==> flow/design.v <==
module fullAdder (a,b,cin,sum,ca); 
input a,b,cin;
output sum,ca;
assign sum = a ^ b ^ cin; 
assign ca= (a&b) | (a&cin) |(cin&b) ; 
endmodule
module fourBitAdder(a,b,cin,sum,ca);
input[3:0] a,b;
input [3:0]cin;
output [3:0] sum;
output [3:0]ca;
fullAdder FA_0(a[0],b[0],cin[0],sum[0],ca[0]);
fullAdder FA_1(a[1],b[1],cin[1],sum[1],ca[1]);
fullAdder FA_2(a[2],b[2],cin[2],sum[2],ca[2]);
fullAdder FA_3(a[3],b[3],cin[3],sum[3],ca[3]);
endmodule
module sixtBitAdder(a,b,cin,sum,ca);
input[15:0] a,b;
input [15:0]cin;
output[15:0] sum;
output [15:0]ca;
fourBitAdder FA_0(a[3:0],b[3:0],cin[3:0],sum[3:0],ca[3:0]);
fourBitAdder FA_1(a[7:4],b[7:4],cin[7:4],sum[7:4],ca[7:4]);
fourBitAdder FA_2(a[11:8],b[11:8],cin[11:8],sum[11:8],ca[11:8]);
fourBitAdder FA_3(a[15:12],b[15:12],cin[15:12],sum[15:12],ca[15:12]);
endmodule
module thirtBitAdder(a,b,cin,sum,ca);
input[31:0] a,b;
input [31:0]cin;
output[31:0] sum;
output [31:0]ca;
sixtBitAdder FA_0(a[15:0],b[15:0],cin[15:0],sum[15:0],ca[15:0]);
sixtBitAdder FA_1(a[31:16],b[31:16],cin[31:16],sum[31:16],ca[31:16]);
endmodule
module sixtyBitAdder(a,b,cin,sum,ca);
input [64:0] a,b;
input [64:0]cin;
output[64:0] sum;
output [64:0]ca;
assign ca[0]=1'b0;
assign sum[64:48]=17'b0;               
assign ca[64:49]=16'b0;
thirtBitAdder FA_0(a[31:0],b[31:0],cin[31:0],sum[31:0],ca[32:1]);
sixtBitAdder FA_1(a[47:32],b[47:32],cin[47:32],sum[47:32],ca[48:33]);
endmodule
module three_fa(sum,ca,a);
input [8:0][64:0]a;
output [2:0][64:0]sum,ca;
sixtyBitAdder a_0(a[0],a[1],a[2],sum[0],ca[0]);
sixtyBitAdder a_1(a[3],a[4],a[5],sum[1],ca[1]);
sixtyBitAdder a_2(a[6],a[7],a[8],sum[2],ca[2]);
endmodule
module three_fam(sum,ca,s,c);
input [4:0][64:0]s;
input [3:0][64:0]c;
output  [2:0][64:0]sum,ca;
sixtyBitAdder a_0(s[0],s[1],c[0],sum[0],ca[0]);
sixtyBitAdder a_1(c[1],s[2],c[2],sum[1],ca[1]);
sixtyBitAdder a_2(s[3],s[4],c[3],sum[2],ca[2]);
endmodule
module ppg(c,a,b);
input[31:0] a,b;
output reg[31:0][64:0] c;
reg [64:0] pp;
integer i,j;
always@(*)
begin
for(i=0;i<32;i+=1)
begin
pp=65'h0000_0000_0000_0000;
for(j=0;j<32;j+=1)
begin
pp[j+i]= a[j] & b[i];
end
c[i]=pp;
end
end
endmodule
module dff_lvl_1 (input [31:0][64:0]d,input [32:1]a2,input [32:1]b2,input [9:1]exp_c,input sign_c,input rst,input clk,output reg [31:0][64:0] q,output reg [74:1] comb);  
    always@(posedge clk )  
       if (!rst)  
       begin
          q <= 0;
          comb <= 0;
       end
       else  
       begin
          q <= d;
          comb[32:1] <= a2;
          comb[64:33] <= b2;
          comb[73:65] <= exp_c;
          comb[74] <= sign_c;  
       end
endmodule  
module dff_lvl_2 (input [9:0][64:0]d1,input [9:0][64:0]d2,input [74:1] comb,input rst,input clk,output reg [9:0][64:0] q1,output reg [9:0][64:0] q2,output reg [74:1] comb1);  
    always@(posedge clk )  
       if (!rst)  
       begin
          q1 <= 0; 
          q2 <= 0;
          comb1<=0; 
       end
       else  
       begin
          q1 <= d1;  
          q2 <= d2;
          comb1<=comb;
       end
endmodule  
module dff_lvl_3 (input [6:0][64:0]d1,input [6:0][64:0]d2,input [74:1] comb,input rst,input clk,output reg [6:0][64:0] q1,output reg [6:0][64:0] q2,output reg [74:1] comb1);  
    always@(posedge clk )  
       if (!rst)  
       begin
          q1 <= 0; 
          q2 <= 0; 
          comb1<=0; 
       end
       else  
       begin
          q1 <= d1;  
          q2 <= d2;
          comb1<=comb;
       end
endmodule  
module dff_lvl_4 (input [4:0][64:0]d1,input [4:0][64:0]d2,input [74:1] comb,input rst,input clk,output reg [4:0][64:0] q1,output reg [4:0][64:0] q2,output reg [74:1] comb1);  
    always@(posedge clk )  
       if (!rst)  
       begin
          q1 <= 0; 
          q2 <= 0; 
          comb1<=0; 
       end
       else  
       begin
          q1 <= d1;  
          q2 <= d2;
          comb1<=comb;
       end
endmodule  
module dff_lvl_5 (input [2:0][64:0]d1,input [2:0][64:0]d2,input [74:1] comb,input rst,input clk,output reg [2:0][64:0] q1,output reg [2:0][64:0] q2,output reg [74:1] comb1);  
    always@(posedge clk )  
       if (!rst)  
       begin
          q1 <= 0; 
          q2 <= 0; 
          comb1<=0; 
       end
       else  
       begin
          q1 <= d1;  
          q2 <= d2;
          comb1<=comb;
       end
endmodule  
module dff_lvl_6 (input [1:0][64:0]d1,input [1:0][64:0]d2,input [74:1] comb,input rst,input clk,output reg [1:0][64:0] q1,output reg [1:0][64:0] q2,output reg [74:1] comb1);  
    always@(posedge clk )  
       if (!rst)  
       begin
          q1 <= 0; 
          q2 <= 0; 
          comb1<=0; 
       end
       else  
       begin
          q1 <= d1;  
          q2 <= d2;
          comb1<=comb;
       end
endmodule  
module dff_lvl_7 (input [64:0]d1,input [64:0]d2,input [74:1] comb,input rst,input clk,output reg [64:0] q1,output reg [64:0] q2,output reg [74:1] comb1);  
    always@(posedge clk )  
       if (!rst)  
       begin
          q1 <= 0; 
          q2 <= 0;
          comb1<=0;  
       end
       else  
       begin
          q1 <= d1;  
          q2 <= d2;
          comb1<=comb;
       end
endmodule  
module kpga(x,ai,bi);
input ai,bi;
output reg[7:0] x;
always @(ai or bi)
if(ai==bi)
begin
if(ai==0)
x="k";
else
x="g";
end
else
x="p";
endmodule
module kpgga(x,ai,bi);
input [7:0] ai,bi;
output [7:0][7:0]x;
kpga kpg_0(x[0],ai[0],bi[0]);
kpga kpg_1(x[1],ai[1],bi[1]);
kpga kpg_2(x[2],ai[2],bi[2]);
kpga kpg_3(x[3],ai[3],bi[3]);
kpga kpg_4(x[4],ai[4],bi[4]);
kpga kpg_5(x[5],ai[5],bi[5]);
kpga kpg_6(x[6],ai[6],bi[6]);
kpga kpg_7(x[7],ai[7],bi[7]);
endmodule
module lvl #(parameter K=0) (y,x);
input [47:0][7:0]x;
output reg [47:0][7:0] y ;
integer i;
always@(*)
begin 
for(i=0;i<48;i=i+1)
begin
y[i]=x[i];
end 
for(i=47;(i-2**K)>=0;i=i-1)
begin 
if(y[i]=="k") 
begin
y[i]="k";
end 
else if(y[i]=="p")  
begin
if(y[i-2**K]=="k")
y[i]="k";
else if(y[i-2**K]=="p")
y[i]="p";
else
y[i]="g";
end
else  
begin
y[i]="g";
end 
end 
end 
endmodule
module dff_lvl (input [47:0][7:0]d,input [74:1] comb,input rst,input clk,output reg [47:0][7:0] q,output reg[47:0] wire1,output reg[47:0] wire2,input [47:0]a,input [47:0]b,output reg [74:1] comb1);  
    always@(posedge clk )  
       if (!rst)  
       begin
          q <= 0;
          wire1<=0;
          wire2<=0;  
          comb1<=0;
       end
       else  
       begin
          q <= d;  
          wire1<=a;
          wire2<=b;
          comb1<=comb;
       end
endmodule  
module dff (input [47:0]a,input [47:0]b,input [74:1] comb,input rst,input clk,output reg [47:0] c,output reg [47:0] d,output reg [74:1] comb1);  
    always @ (posedge clk )  
    begin
       if (!rst)  
       begin
         c <= 0; 
         d <= 0; 
         comb1<=0;
       end
       else  
       begin
          c <= a;
          d <= b;
          comb1<=comb;  
       end
    end
endmodule  
module ppca(y,x,comb,rst,clk,a,b,c,d,combn);
input [47:0][7:0]x;
input [47:0] a,b;
input [74:1] comb;
wire [47:0][7:0]reg1,reg2,reg3,reg4,reg5,reg6;
wire[47:0] wire6,wire7,wire8,wire9,wire10,wire11,wire12,wire13,wire14,wire15,wire16,wire17;
output  [47:0][7:0] y ;
output [47:0] c,d;
output [74:1] combn;
wire  [47:0][7:0] wire1,wire2,wire3,wire4,wire5,wire18 ;
wire [74:1] comb1,comb2,comb3,comb4,comb5,comb6;
input rst,clk;
dff_lvl c1(x,comb,rst,clk,reg1,wire6,wire7,a,b,comb1);  
lvl #(0) m1(wire1,reg1);
dff_lvl c2(wire1,comb1,rst,clk,reg2,wire8,wire9,wire6,wire7,comb2);  
lvl #(1) m2(wire2,reg2);
dff_lvl c3(wire2,comb2,rst,clk,reg3,wire10,wire11,wire8,wire9,comb3);  
lvl #(2) m3(wire3,reg3);
dff_lvl c4(wire3,comb3,rst,clk,reg4,wire12,wire13,wire10,wire11,comb4);  
lvl #(3) m4(wire4,reg4);
dff_lvl c5(wire4,comb4,rst,clk,reg5,wire14,wire15,wire12,wire13,comb5);  
lvl #(4) m5(wire5,reg5);
dff_lvl c6(wire5,comb5,rst,clk,reg6,wire16,wire17,wire14,wire15,comb6);  
lvl #(5) m6(wire18,reg6);
dff_lvl c7(wire18,comb6,rst,clk,y,c,d,wire16,wire17,combn);  
endmodule
module addera(si,a,b,xin,comb,clk,rst,comb2);
input [47:0] a,b;
input[7:0] xin;
wire [48:0][7:0]x;
integer i;
input clk,rst;
input [74:1] comb;
wire [47:0] c,d,e,f;
wire [47:0][7:0] y ;
  output reg[47:0] si;
wire [74:1] comb1;
output [74:1] comb2;
dff m1(a,b,comb,rst,clk,c,d,comb1);   
kpgga kpg_0(x[8:1],c[7:0],d[7:0]);
kpgga kpg_1(x[16:9],c[15:8],d[15:8]);
kpgga kpg_2(x[24:17],c[23:16],d[23:16]);
kpgga kpg_3(x[32:25],c[31:24],d[31:24]);
kpgga kpg_4(x[40:33],c[39:32],d[39:32]);
kpgga kpg_5(x[48:41],c[47:40],d[47:40]);
assign x[0]=xin;
ppca ppc_0(y[47:0],x[47:0],comb1,rst,clk,c,d,e,f,comb2);
always@(*)
begin
for(i=0;i<48;i=i+1)
begin
if(y[i]=="k")
si[i]=(e[i]^f[i])^0;
else
si[i]=(e[i]^f[i])^1;
end
end
endmodule
module wallace(c,a,b,a2,b2,exp_c,sign_c,clk,rst,a3,b3,exp_c3,sign_c3);
input [32:0] a,b;
output[64:0] c;
input [32:1] a2,b2;
output [32:1] a3,b3;
input sign_c;
output sign_c3;
input [9:1]exp_c;
output [9:1]exp_c3;
wire [74:1] comb1,comb2,comb3,comb4,comb5,comb6,comb7,comb8,comb9,comb10;
wire [7:0]xin;
input clk,rst;
assign xin="k";
wire [31:0][64:0] pp;
wire [31:0][64:0] pp_c;
ppg ppg_0(pp_c,a[31:0],b[31:0]);
dff_lvl_1 m1(pp_c,a2,b2,exp_c,sign_c,rst,clk,pp,comb1);  
wire  [9:0][64:0] sum_c,ca_c,sum,ca;
three_fa a_0(sum_c[2:0],ca_c[2:0],pp[8:0]);
three_fa a_1(sum_c[5:3],ca_c[5:3],pp[17:9]);
three_fa a_2(sum_c[8:6],ca_c[8:6],pp[26:18]);
sixtyBitAdder a_3(pp[27],pp[28],pp[29],sum_c[9],ca_c[9]);
dff_lvl_2 m2(sum_c,ca_c,comb1,rst,clk,sum,ca,comb2);  
wire [6:0][64:0] sum2_c,ca2_c,sum2,ca2;
three_fam a_4(sum2_c[2:0],ca2_c[2:0],sum[4:0],ca[3:0]);
three_fam a_5(sum2_c[5:3],ca2_c[5:3],ca[8:4],sum[8:5]);
sixtyBitAdder a_6(sum[9],ca[9],pp[30],sum2_c[6],ca2_c[6]);
dff_lvl_3 m3(sum2_c,ca2_c,comb2,rst,clk,sum2,ca2,comb3);  
wire [4:0][64:0] sum3_c,ca3_c,sum3,ca3;
three_fam a_7(sum3_c[2:0],ca3_c[2:0],sum2[4:0],ca2[3:0]);
sixtyBitAdder a_8(sum2[5],ca2[4],ca2[5],sum3_c[3],ca3_c[3]);
sixtyBitAdder a_9(sum2[6],ca2[6],pp[31],sum3_c[4],ca3_c[4]);
dff_lvl_4 m4(sum3_c,ca3_c,comb3,rst,clk,sum3,ca3,comb4);  
wire [2:0][64:0] sum4_c,ca4_c,sum4,ca4;
three_fam a_10(sum4_c[2:0],ca4_c[2:0],sum3[4:0],ca3[3:0]);
dff_lvl_5 m5(sum4_c,ca4_c,comb4,rst,clk,sum4,ca4,comb5);  
wire [1:0][64:0] sum5_c,ca5_c,sum5,ca5;
sixtyBitAdder a_11(sum4[0],sum4[1],ca4[0],sum5_c[0],ca5_c[0]);
sixtyBitAdder a_12(sum4[2],ca4[1],ca4[2],sum5_c[1],ca5_c[1]);
dff_lvl_6 m6(sum5_c,ca5_c,comb5,rst,clk,sum5,ca5,comb6);  
wire [64:0] sum6_c,ca6_c,sum6,ca6;
sixtyBitAdder a_13(sum5[0],sum5[1],ca5[0],sum6_c,ca6_c);
dff_lvl_7 m7(sum6_c,ca6_c,comb6,rst,clk,sum6,ca6,comb7);  
wire [64:0] sum7_c,ca7_c,sum7,ca7;
reg [64:0] ca5_d;                   
always@(posedge clk)
    if (!rst)
        ca5_d <= 0;
    else
        ca5_d <= ca5[1];
sixtyBitAdder a_14(sum6,ca5_d,ca6,sum7_c,ca7_c);
dff_lvl_7 m8(sum7_c,ca7_c,comb7,rst,clk,sum7,ca7,comb8);  
wire [64:0] sum8_c,ca8_c,sum8,ca8;
sixtyBitAdder a_15(sum7,ca3[4],ca7,sum8_c,ca8_c);
dff_lvl_7 m9(sum8_c,ca8_c,comb8,rst,clk,sum8,ca8,comb9); 
addera a_16(c[47:0],sum8[47:0],ca8[47:0],xin,comb9,clk,rst,comb10);
assign a3=comb10[32:1];
assign b3=comb10[64:33];
assign exp_c3=comb10[73:65];
assign sign_c3=comb10[74];
assign c[64:48]=0;                   
endmodule
module getval(
    input [32:1] a,
    input [32:1] b,
    output reg [32:1] man_a,
    output reg [32:1] man_b,
    output reg [8:1] exp_a,
    output reg [8:1] exp_b,
    output reg sign_a,
    output reg sign_b
);
always@(*)begin
    man_a={32'b0};
    man_b={32'b0};
    man_a [23:1] = a[23:1];
    man_b [23:1] = b[23:1];
    exp_a =a[31:24];
    exp_b =b[31:24];
    sign_a =a[32];
    sign_b =b[32];
    man_a[24]=1'b1;  
    man_b[24]=1'b1;  
    end
endmodule
module mux21(input [9:1] exp_c,input [32:1] a,input [32:1] b,output [9:1] exp_cs);
wire [9:1]exp_c2,sel;
wire s;
assign exp_c2=9'b1111_1111_1;
wire [9:1]t1,t2,t3;
assign s=((exp_c>255) ||(a[31:24]==255) ||(b[31:24]==255) );
assign sel={8{s}};
assign t1=exp_c2 & sel;
assign t2=exp_c & (~sel);
assign t3=t1|t2;
assign exp_cs=t3;
endmodule
module mux22(input ch,input [9:1]exp_c,output [9:1] exp_cs);
assign exp_cs=exp_c+ch;
endmodule
module mux23(input [65:1] man_c,input [32:1] a,input [32:1] b,output [65:1] man_cs);
wire [65:1]t1,t2,t3,t4,t5,t6,sel,sel2,man_c2,man_c3;
wire s,s2;
assign s=(a[23:1]!=0 || b[23:1]!=0);
assign sel={65{s}};
assign man_c2=65'h0000_0010_0000_0000;
assign man_c3={65{1'b0}};
assign t1=sel &man_c2;
assign t2=man_c3 & (~sel);
assign t3=t1|t2;
assign s2=( ((a[31:24]==255 && a[23:1]!=0) || (b[31:24]==255 && b[23:1]!=0)) || ((a[31:24]==255 && a[23:1]==0) || (b[31:24]==255 && b[23:1]==0)) );
assign sel2={65{s2}};
assign t4=sel2 & t3;
assign t5=man_c &(~sel2);
assign t6=t4 | t5;
assign man_cs=t6;
endmodule
module mux24(input ch,input [65:1] man_cs,input [9:1]exp_cs,input [32:1] a,input [32:1] b,output [31:1] c);
wire [65:1]t1,t2,t3,sel,man_c2,man_c3;
reg [65:1] t7;
wire s;
assign s=(a[31:1]==0 || b[31:1]==0);
assign sel={65{s}};
assign man_c2=man_cs;
assign man_c3={65{1'b0}};
assign t1=man_c3 & sel;
assign t2=man_c2 & (~sel);
assign t3=t1|t2;
wire [9:1] t4,t5,t6,sel2,exp_c2,exp_c3;
assign sel2={9{s}};
assign exp_c2={9{1'b0}};
assign exp_c3=exp_cs;
assign t4= exp_c2 & sel2;
assign t5= exp_c3 & (~sel2);
assign t6=t4|t5;
always@(*)
if(ch==1'b1)
t7[47:25]=t3[47:25];
else
t7[47:25]=t3[46:24];
assign c[23:1]=t7[47:25];
assign c[31:24] =t6[8:1];
endmodule
module dff_lvl_p2 (input [31:0]a1,input [31:0]a2,input [32:0]d1,input [32:0]d2,input [7:0]d3,input [7:0]d4,input d5,input d6,input rst,input clk,output reg [31:0] b1,output reg [31:0] b2,output reg [32:0] q1,output reg [32:0] q2,output reg [7:0] q3,output reg [7:0] q4,output reg q5,output reg q6);  
     always@(posedge clk )  
       if (!rst)  
       begin
          q1 <= 0;
          q2 <= 0;
          q3 <= 0;
          q4 <= 0;
          q5 <= 0;
          q6 <= 0;
          b1 <= 0;
          b2 <= 0; 
       end
       else  
       begin
          q1 <= d1;
          q2 <= d2;
          q3 <= d3;
          q4 <= d4;
          q5 <= d5;
          q6 <= d6;
          b1 <= a1;
          b2 <= a2;  
       end
endmodule  
module dff_lvl_p1 (input [32:1]a,input [32:1]b,input rst,input clk,output reg [31:0] c,output reg [31:0] d);  
    always@(posedge clk )  
       if (!rst)  
       begin
          c <= 0; 
          d <= 0; 
       end
       else  
       begin
          c <= a;  
          d <= b;
       end
endmodule 
module dff_lvl_p3 (input a,input [8:1]b,input [32:1]c,input rst,input clk,output reg [31:0] q);  
    always@(posedge clk )  
       if (!rst)  
       begin
          q <= 0; 
       end
       else  
       begin
          q[31]<=a;
          q[30:23]<=b;
          q[22:0]<=c[23:1];
       end
endmodule  
module fpm(
    input [32:1] a,
    input [32:1] b,
    input clk,
    input rst,
    input in_valid,
    output  [32:1] c,
    output out_valid
    );
wire [33:1] w_MAN_a,w_MAN_a2;         
wire [33:1] w_MAN_b,w_MAN_b2;         
wire [8:1] exp_a,exp_b,exp_a2,exp_b2;        
wire [32:1] a1,b1,a2,b2,a3,b3;      
wire sign_a,sign_b,sign_a2,sign_b2;          
reg sign_c;
wire sign_c3;                                
reg [9:1] r_EXP_c;
wire [9:1] w_EXP_c3;                         
wire [9:1] w_EXP_cs;
wire [9:1] w_EXP_cs2;
wire [65:1] w_MAN_c;                         
wire [65:1] w_MAN_cs;
assign w_MAN_a[33]=1'b0;
assign w_MAN_b[33]=1'b0;
reg [19:1] r_VALID;
always@(posedge clk)
    if (!rst)
        r_VALID <= 0;
    else
        r_VALID <= {r_VALID[18:1],in_valid};
assign out_valid=r_VALID[19];
dff_lvl_p1 p1(a,b,rst,clk,a1,b1);
getval m0(a1,b1,w_MAN_a[32:1],w_MAN_b[32:1],exp_a,exp_b,sign_a,sign_b);           
dff_lvl_p2 p2(a1,b1,w_MAN_a,w_MAN_b,exp_a,exp_b,sign_a,sign_b,rst,clk,a2,b2,w_MAN_a2,w_MAN_b2,exp_a2,exp_b2,sign_a2,sign_b2);
always@(*)
begin
    sign_c=sign_a2^sign_b2;
    r_EXP_c=exp_a2+exp_b2-127;
end
wallace m1(w_MAN_c,w_MAN_a2,w_MAN_b2,a2,b2,r_EXP_c,sign_c,clk,rst ,a3,b3,w_EXP_c3,sign_c3 );                                              
    mux22 m2(w_MAN_c[48],w_EXP_c3,w_EXP_cs);             
    mux21 m3(w_EXP_cs,a3,b3,w_EXP_cs2);                  
    mux23 m4(w_MAN_c,a3,b3,w_MAN_cs);                    
    mux24 m5(w_MAN_c[48],w_MAN_cs,w_EXP_cs2,a3,b3,c[31:1]);    
assign c[32]=sign_c3;
endmodule
# From RTL to reports: fpm
# Tool output for the design above before and after an edit, in the order of the flow.
# Lines under "before" count in the file above, lines under "after" in the edited file.
# "change" is "after" less "before", of the values as shown; "change_rel_pct" is that difference over "before", in percent.
# Operators carry their Yosys type and port widths (W data, S select, Z words).
# Library cell names are shortened.
# A cell with - has no value.
dict set report setup {
  top {fpm}
  clock_port {clk}
  cell_library {sky130hd}
  lib_corner {tt_025C_1v80}
}

# Diff
# Unified diff, file above to edited file.
# A script made this edit. It changes what the design does and was not meant as an optimisation.
# begin of diff
@@ -564,5 +564,5 @@
 begin
     sign_c=sign_a2^sign_b2;
-    r_EXP_c=exp_a2+exp_b2-127;
+    r_EXP_c=(exp_a2^exp_b2)-127;
 end
 wallace m1(w_MAN_c,w_MAN_a2,w_MAN_b2,a2,b2,r_EXP_c,sign_c,clk,rst ,a3,b3,w_EXP_c3,sign_c3 );                                              
# end of diff

# Elaborated design
# Source: Yosys, flattened and elaborated, memories not mapped. Widths are those after wreduce. Registers that Yosys merges into a memory's read port (data or address) are not register bits. Print and check cells do not count.
# element before after change change_rel_pct
set word_totals {}
lappend word_totals {clocked_rd_ports_x_width 0 0 0 -}
lappend word_totals {romBits 0 0 0 -}
lappend word_totals {memories 0 0 0 -}
lappend word_totals {output_inout_bits 33 33 0 0.00}
lappend word_totals {regBits 6543 6543 0 0.00}
lappend word_totals {mem_bits_rw 0 0 0 -}
lappend word_totals {latchBits 0 0 0 -}
lappend word_totals {elab_cells 7221 7221 0 0.00}
# element before after change change_rel_pct
set classes {}
lappend classes {n_logic 4650 4651 1 0.02}
lappend classes {shifts 0 0 0 -}
lappend classes {n_addsub 3 2 -1 -33.33}
lappend classes {mux 996 996 0 0.00}
lappend classes {equal 585 585 0 0.00}
lappend classes {cmp 1 1 0 0.00}
lappend classes {div 0 0 0 -}
lappend classes {reduce_logical 467 467 0 0.00}
lappend classes {n_mul 0 0 0 -}
# operator before after change change_rel_pct
set op_table {}
lappend op_table {{$add A8 B8 Y9} 1 0 -1 -100.00}
lappend op_table {{$sub A9 B7 Y9 const B} 1 0 -1 -100.00}
lappend op_table {{$sub A8 B7 Y9 const B} 0 1 1 -}
lappend op_table {{$xor A8 B8 Y8} 0 1 1 -}
# Unchanged operator kinds not shown: 31.

# Longest topological paths
# Yosys ltp: most cells in a row. Word level: on the elaborated netlist, between registers, memories and ports. Mapped: between sequential cells and ports; inverters and the memories' decode and read muxes count.
# element before after change change_rel_pct
set logic_depth {}
lappend logic_depth {ltp_word 11 11 0 0.00}
lappend logic_depth {abc_area 0 0 - -}
lappend logic_depth {mapped_depth 11 13 2 18.18}
lappend logic_depth {ltp_nobuf 10 9 -1 -10.00}

# Synthesis result
# The flow's flattened synthesis, as Yosys stat reports it; memories are mapped. The netlist is that of the ABC_AREA named above (0 if unset); the other value can give another one.
# cell_type before after change change_rel_pct
set types {}
lappend types {o21ai_0 60 20 -40 -66.67}
lappend types {inv_1 77 48 -29 -37.66}
lappend types {o21ai_1 7 30 23 328.57}
lappend types {nand2_1 380 402 22 5.79}
lappend types {nor2_1 598 616 18 3.01}
lappend types {and3_1 706 693 -13 -1.84}
lappend types {ha_1 205 192 -13 -6.34}
lappend types {inv_2 0 11 11 -}
lappend types {nor3_1 223 233 10 4.48}
lappend types {or2_2 16 6 -10 -62.50}
lappend types {nor4b_1 26 35 9 34.62}
lappend types {nand3b_1 70 62 -8 -11.43}
lappend types {o21a_1 83 90 7 8.43}
lappend types {nand2b_1 83 89 6 7.23}
lappend types {buf_2 17 11 -6 -35.29}
lappend types {nor4b_2 17 11 -6 -35.29}
lappend types {nand4_1 6 12 6 100.00}
lappend types {clkbuf_1 653 658 5 0.77}
# Unchanged cell types not shown: 10.
# Not every row of either side is listed.
# element before after change change_rel_pct
set mapped {}
lappend mapped {n_buf 691 681 -10 -1.45}
lappend mapped {seq_area_mm2 0.0992752 0.0992752 0.0000000 0.00}
lappend mapped {flip_flops 4959 4959 0 0.00}
lappend mapped {mapped_area_mm2 0.1549899 0.1546321 -0.0003578 -0.23}
lappend mapped {stdcells 13206 13181 -25 -0.19}
# The figures by module come from a second, unflattened synthesis with its own total; it is not the netlist above.
# element before after change change_rel_pct
set unflattened {}
lappend unflattened {cells_unflattened 33226 33207 -19 -0.06}
lappend unflattened {hier_area_mm2 0.3901755 0.3899903 -0.0001852 -0.05}
# Each row is one instance without its submodules.
# module n_cells n_inst area_mm2
set by_module_before {}
lappend by_module_before {dff_lvl 1169 7 0.0152058}
lappend by_module_before {dff_lvl_1 4547 1 0.0578017}
lappend by_module_before {dff_lvl_2 2900 1 0.0368015}
lappend by_module_before {fullAdder 1 1440 0.00002}
lappend by_module_before {dff_lvl_3 2077 1 0.0263928}
lappend by_module_before {dff_lvl_4 1528 1 0.0196538}
lappend by_module_before {dff_lvl_7 430 3 0.0055829}
lappend by_module_before {ppg 2273 1 0.0153385}
lappend by_module_before {dff_lvl_5 979 1 0.0124569}
lappend by_module_before {dff_lvl_6 705 1 0.0091563}
lappend by_module_before {sixtyBitAdder 35 30 0.000259}
lappend by_module_before {{lvl #(K=0)} 756 1 0.005957}
lappend by_module_before {{lvl #(K=1)} 745 1 0.0056629}
lappend by_module_before {{lvl #(K=2)} 725 1 0.0054164}
# before: Further modules, not shown: 22.
# module n_cells n_inst area_mm2
set by_module_after {}
lappend by_module_after {dff_lvl 1169 7 0.0152058}
lappend by_module_after {dff_lvl_1 4547 1 0.0578017}
lappend by_module_after {dff_lvl_2 2900 1 0.0368015}
lappend by_module_after {fullAdder 1 1440 0.00002}
lappend by_module_after {dff_lvl_3 2077 1 0.0263928}
lappend by_module_after {dff_lvl_4 1528 1 0.0196538}
lappend by_module_after {dff_lvl_7 430 3 0.0055829}
lappend by_module_after {ppg 2273 1 0.0153385}
lappend by_module_after {dff_lvl_5 979 1 0.0124569}
lappend by_module_after {dff_lvl_6 705 1 0.0091563}
lappend by_module_after {sixtyBitAdder 35 30 0.000259}
lappend by_module_after {{lvl #(K=0)} 756 1 0.005957}
lappend by_module_after {{lvl #(K=1)} 745 1 0.0056629}
lappend by_module_after {{lvl #(K=2)} 725 1 0.0054164}
# after: Further modules, not shown: 22.

# Worst setup path after synthesis
# OpenSTA on the mapped netlist: ideal clock, no wires. The path of least setup slack (recovery checks aside). Input and output delay are each 20% of the period. Register names are those of the netlist, which keeps one name where synthesis merged equal registers.
# element before after change change_rel_pct
set synth_timing {}
lappend synth_timing {path_kind {register -> output} {register -> output} - -}
lappend synth_timing {start {register (name not given)} {register (name not given)} - -}
lappend synth_timing {end {output c[29]} {output c[24]} - -}
lappend synth_timing {driving_pins 12 14 2 16.67}
lappend synth_timing {output_delay_ns 1.000 1.000 0.000 0.00}
lappend synth_timing {clock_period_ns 5.0 5.0 0.0 0.00}
lappend synth_timing {slack_ns 1.450 1.269 -0.181 -}
lappend synth_timing {arrival_ns 2.550 2.731 0.181 7.10}
lappend synth_timing {path_delay_ns 2.550 2.731 0.181 7.10}
lappend synth_timing {launch_ns 0.000 0.000 0.000 -}
lappend synth_timing {period_less_setup_slack_ns 3.55 3.731 0.181 5.10}
# "path_delay_ns" is the arrival time less input delay plus setup time.
# At an output port there is no setup time.
# "driving_pins": output pins that drive a net of the path, with the launching flip-flop's if there is one; two outputs of one cell count as two.
# "period_less_setup_slack_ns" = period - worst setup slack (recovery checks aside). The figure is calculated, with input and output delays left at 20% of the set period.
dict set report synth_between_before {
  cell_sequence {dfxtp_1 -> buf_2 -> buf_2 -> nand3b_1 -> xnor2_2 -> inv_1 -> clkbuf_1 -> ha_1 -> ha_1 -> nand3_1 -> xor2_1 -> a31oi_1}
}
# element line_no
set synth_rtl_before {}
lappend synth_rtl_before {{end: declaration} 535} ;# output  [32:1] c,
# before: No chain of elaborated cells between the ends is given.
dict set report synth_between_after {
  cell_sequence {dfxtp_1 -> buf_2 -> buf_2 -> nand3b_1 -> xnor2_1 -> inv_2 -> clkbuf_1 -> ha_1 -> ha_1 -> nand3_1 -> or3_1 -> and3_1 -> clkbuf_1 -> a21oi_1}
}
# element line_no
set synth_rtl_after {}
lappend synth_rtl_after {{end: declaration} 535} ;# output  [32:1] c,
# after: No chain of elaborated cells between the ends is given.

# Path in the finished layout
# From the final timing report of each run of pair A: the path of least setup slack in the routed layout; clock arrival at registers is part of the times.
# element before after change change_rel_pct
set layout_timing {}
lappend layout_timing {path_kind {register -> output} {register -> output} - -}
lappend layout_timing {start {register m1.a_16.ppc_0.c7.comb1[46]} {register m1.a_16.ppc_0.c7.comb1[10]} - -}
lappend layout_timing {end {output c[13]} {output c[23]} - -}
lappend layout_timing {arrival_ns 3.79 3.68 -0.11 -2.90}
lappend layout_timing {launch_ns 0.95 0.94 -0.01 -1.05}
lappend layout_timing {slack_ns 0.21 0.32 0.11 -}
lappend layout_timing {output_delay_ns 1.00 1.00 0.00 0.00}
lappend layout_timing {clock_period_ns 5.0 5.0 0.0 0.00}
lappend layout_timing {driving_pins 7 8 1 14.29}
# Between the ends stands the longest chain of elaborated cells between them, by number of cells; it is not shown to be the way that was timed. Of several equally long chains one is given.
# Each line given opens the expression or statement behind the cell; cells for indexed reads and writes are added by Yosys, which also makes memories of some case tables.
dict set report layout_between_before {
  cell_sequence {dfxtp_1 -> nor4_1 -> nand4_1 -> or4_1 -> nand3_4 -> o32ai_1 -> clkdlybuf4s50_1}
  elab_chain_cells 9
}
# element line_no
set layout_rtl_before {}
lappend layout_rtl_before {{start: declaration} 243} ;# module dff_lvl (input [47:0][7:0]d,input [74:1] comb,input rst,input clk,output reg [47:0][7:0] q,output reg[4 ...
lappend layout_rtl_before {{start: assignment} 250} ;# comb1<=0;
lappend layout_rtl_before {{start: assignment} 257} ;# comb1<=comb;
lappend layout_rtl_before {{$reduce_bool A23 Y1} 445} ;# assign s2=( ((a[31:24]==255 && a[23:1]!=0) || (b[31:24]==255 && b[23:1]!=0)) || ((a[31:24]==255 && a[23:1]==0) ...
lappend layout_rtl_before {{$logic_and A1 B1 Y1} 445}
lappend layout_rtl_before {{$logic_or A1 B1 Y1 (2 in a row)} 445}
lappend layout_rtl_before {{$not A47 Y47} 448} ;# assign t5=man_c &(~sel2);
lappend layout_rtl_before {{$and A47 B47 Y47} 448}
lappend layout_rtl_before {{$or A47 B47 Y47} 449} ;# assign t6=t4 | t5;
lappend layout_rtl_before {{$and A47 B47 Y47} 461} ;# assign t2=man_c2 & (~sel);
lappend layout_rtl_before {{$mux W23} 471} ;# if(ch==1'b1)
lappend layout_rtl_before {{end: declaration} 535} ;# output  [32:1] c,
dict set report layout_between_after {
  cell_sequence {dfxtp_1 -> or4_1 -> nor2_1 -> nand4_1 -> nand3_2 -> buf_4 -> a211oi_1 -> clkdlybuf4s50_1}
  elab_chain_cells 9
}
# element line_no
set layout_rtl_after {}
lappend layout_rtl_after {{start: declaration} 243} ;# module dff_lvl (input [47:0][7:0]d,input [74:1] comb,input rst,input clk,output reg [47:0][7:0] q,output reg[4 ...
lappend layout_rtl_after {{start: assignment} 250} ;# comb1<=0;
lappend layout_rtl_after {{start: assignment} 257} ;# comb1<=comb;
lappend layout_rtl_after {{$reduce_bool A23 Y1} 445} ;# assign s2=( ((a[31:24]==255 && a[23:1]!=0) || (b[31:24]==255 && b[23:1]!=0)) || ((a[31:24]==255 && a[23:1]==0) ...
lappend layout_rtl_after {{$logic_and A1 B1 Y1} 445}
lappend layout_rtl_after {{$logic_or A1 B1 Y1 (2 in a row)} 445}
lappend layout_rtl_after {{$not A47 Y47} 448} ;# assign t5=man_c &(~sel2);
lappend layout_rtl_after {{$and A47 B47 Y47} 448}
lappend layout_rtl_after {{$or A47 B47 Y47} 449} ;# assign t6=t4 | t5;
lappend layout_rtl_after {{$and A47 B47 Y47} 461} ;# assign t2=man_c2 & (~sel);
lappend layout_rtl_after {{$mux W23} 471} ;# if(ch==1'b1)
lappend layout_rtl_after {{end: declaration} 535} ;# output  [32:1] c,

# Flow runs
# Both versions went through the flow (Yosys, OpenROAD) with the same settings in each pair. Constraints: input delay and output delay 20% of the set period each, output load 0.01 pF.
dict set report flow_settings_pair_A {
  CORE_UTILIZATION 35
  period_ns 5.0
  CAP_MARGIN 20
  CORE_MARGIN 2
  SLEW_MARGIN 20
}
# element before after change change_rel_pct
set measured_pair_A {}
lappend measured_pair_A {design_power_uw 77147 77756 609 0.79}
lappend measured_pair_A {final_util_pct 40.3 40.3 0.0 -}
lappend measured_pair_A {fin_hold_ws_ns 0.383 0.387 0.004 -}
lappend measured_pair_A {cell_area_final_mm2 0.177733 0.177826 0.000093 0.05}
lappend measured_pair_A {achievedPeriod_ns 4.791 4.677 -0.114 -2.38}
lappend measured_pair_A {fin_tns_ns 0.000 0.000 0.000 -}
lappend measured_pair_A {ys_area_mm2 0.1549899 0.1546321 -0.0003578 -0.23}
lappend measured_pair_A {setup_worst_slack_ns 0.209 0.323 0.114 -}
lappend measured_pair_A {final_die_area_mm2 0.44817 0.44714 -0.00103 -0.23}
dict set report flow_settings_pair_B {
  CAP_MARGIN 35
  CELL_PAD_IN_SITES_DETAIL_PLACEMENT 2
  CORE_ASPECT_RATIO 1.15
  CORE_MARGIN 7
  CORE_UTILIZATION 36
  CTS_CLUSTER_DIAMETER 153
  GPL_ROUTABILITY_DRIVEN 0
  GPL_TIMING_DRIVEN 1
  MAX_ROUTING_LAYER {met5}
  PLACE_DENSITY_LB_ADDON 0.0
  SETUP_SLACK_MARGIN 0.71
  SLEW_MARGIN 30
  period_ns 2.76
}
# element before after change change_rel_pct
set measured_pair_B {}
lappend measured_pair_B {design_power_uw 147734 147422 -312 -0.21}
lappend measured_pair_B {final_util_pct 43.5 43.6 0.1 -}
lappend measured_pair_B {fin_hold_ws_ns 0.133 0.137 0.004 -}
lappend measured_pair_B {cell_area_final_mm2 0.186832 0.18598 -0.000852 -0.46}
lappend measured_pair_B {achievedPeriod_ns 3.863 3.635 -0.228 -5.90}
lappend measured_pair_B {fin_tns_ns -32.753 -25.487 7.266 -}
lappend measured_pair_B {ys_area_mm2 0.1549899 0.1546321 -0.0003578 -0.23}
lappend measured_pair_B {setup_worst_slack_ns -1.103 -0.875 0.228 -}
lappend measured_pair_B {final_die_area_mm2 0.449142 0.448123 -0.001019 -0.23}
# By "achievedPeriod_ns" is meant the clock period of the run minus its worst setup slack. This is arithmetic on one report: input and output delays are still those of the set period (20% each).
# "design_power_uw" rests on the timing tool's default activity at the inputs, not on a simulated workload.
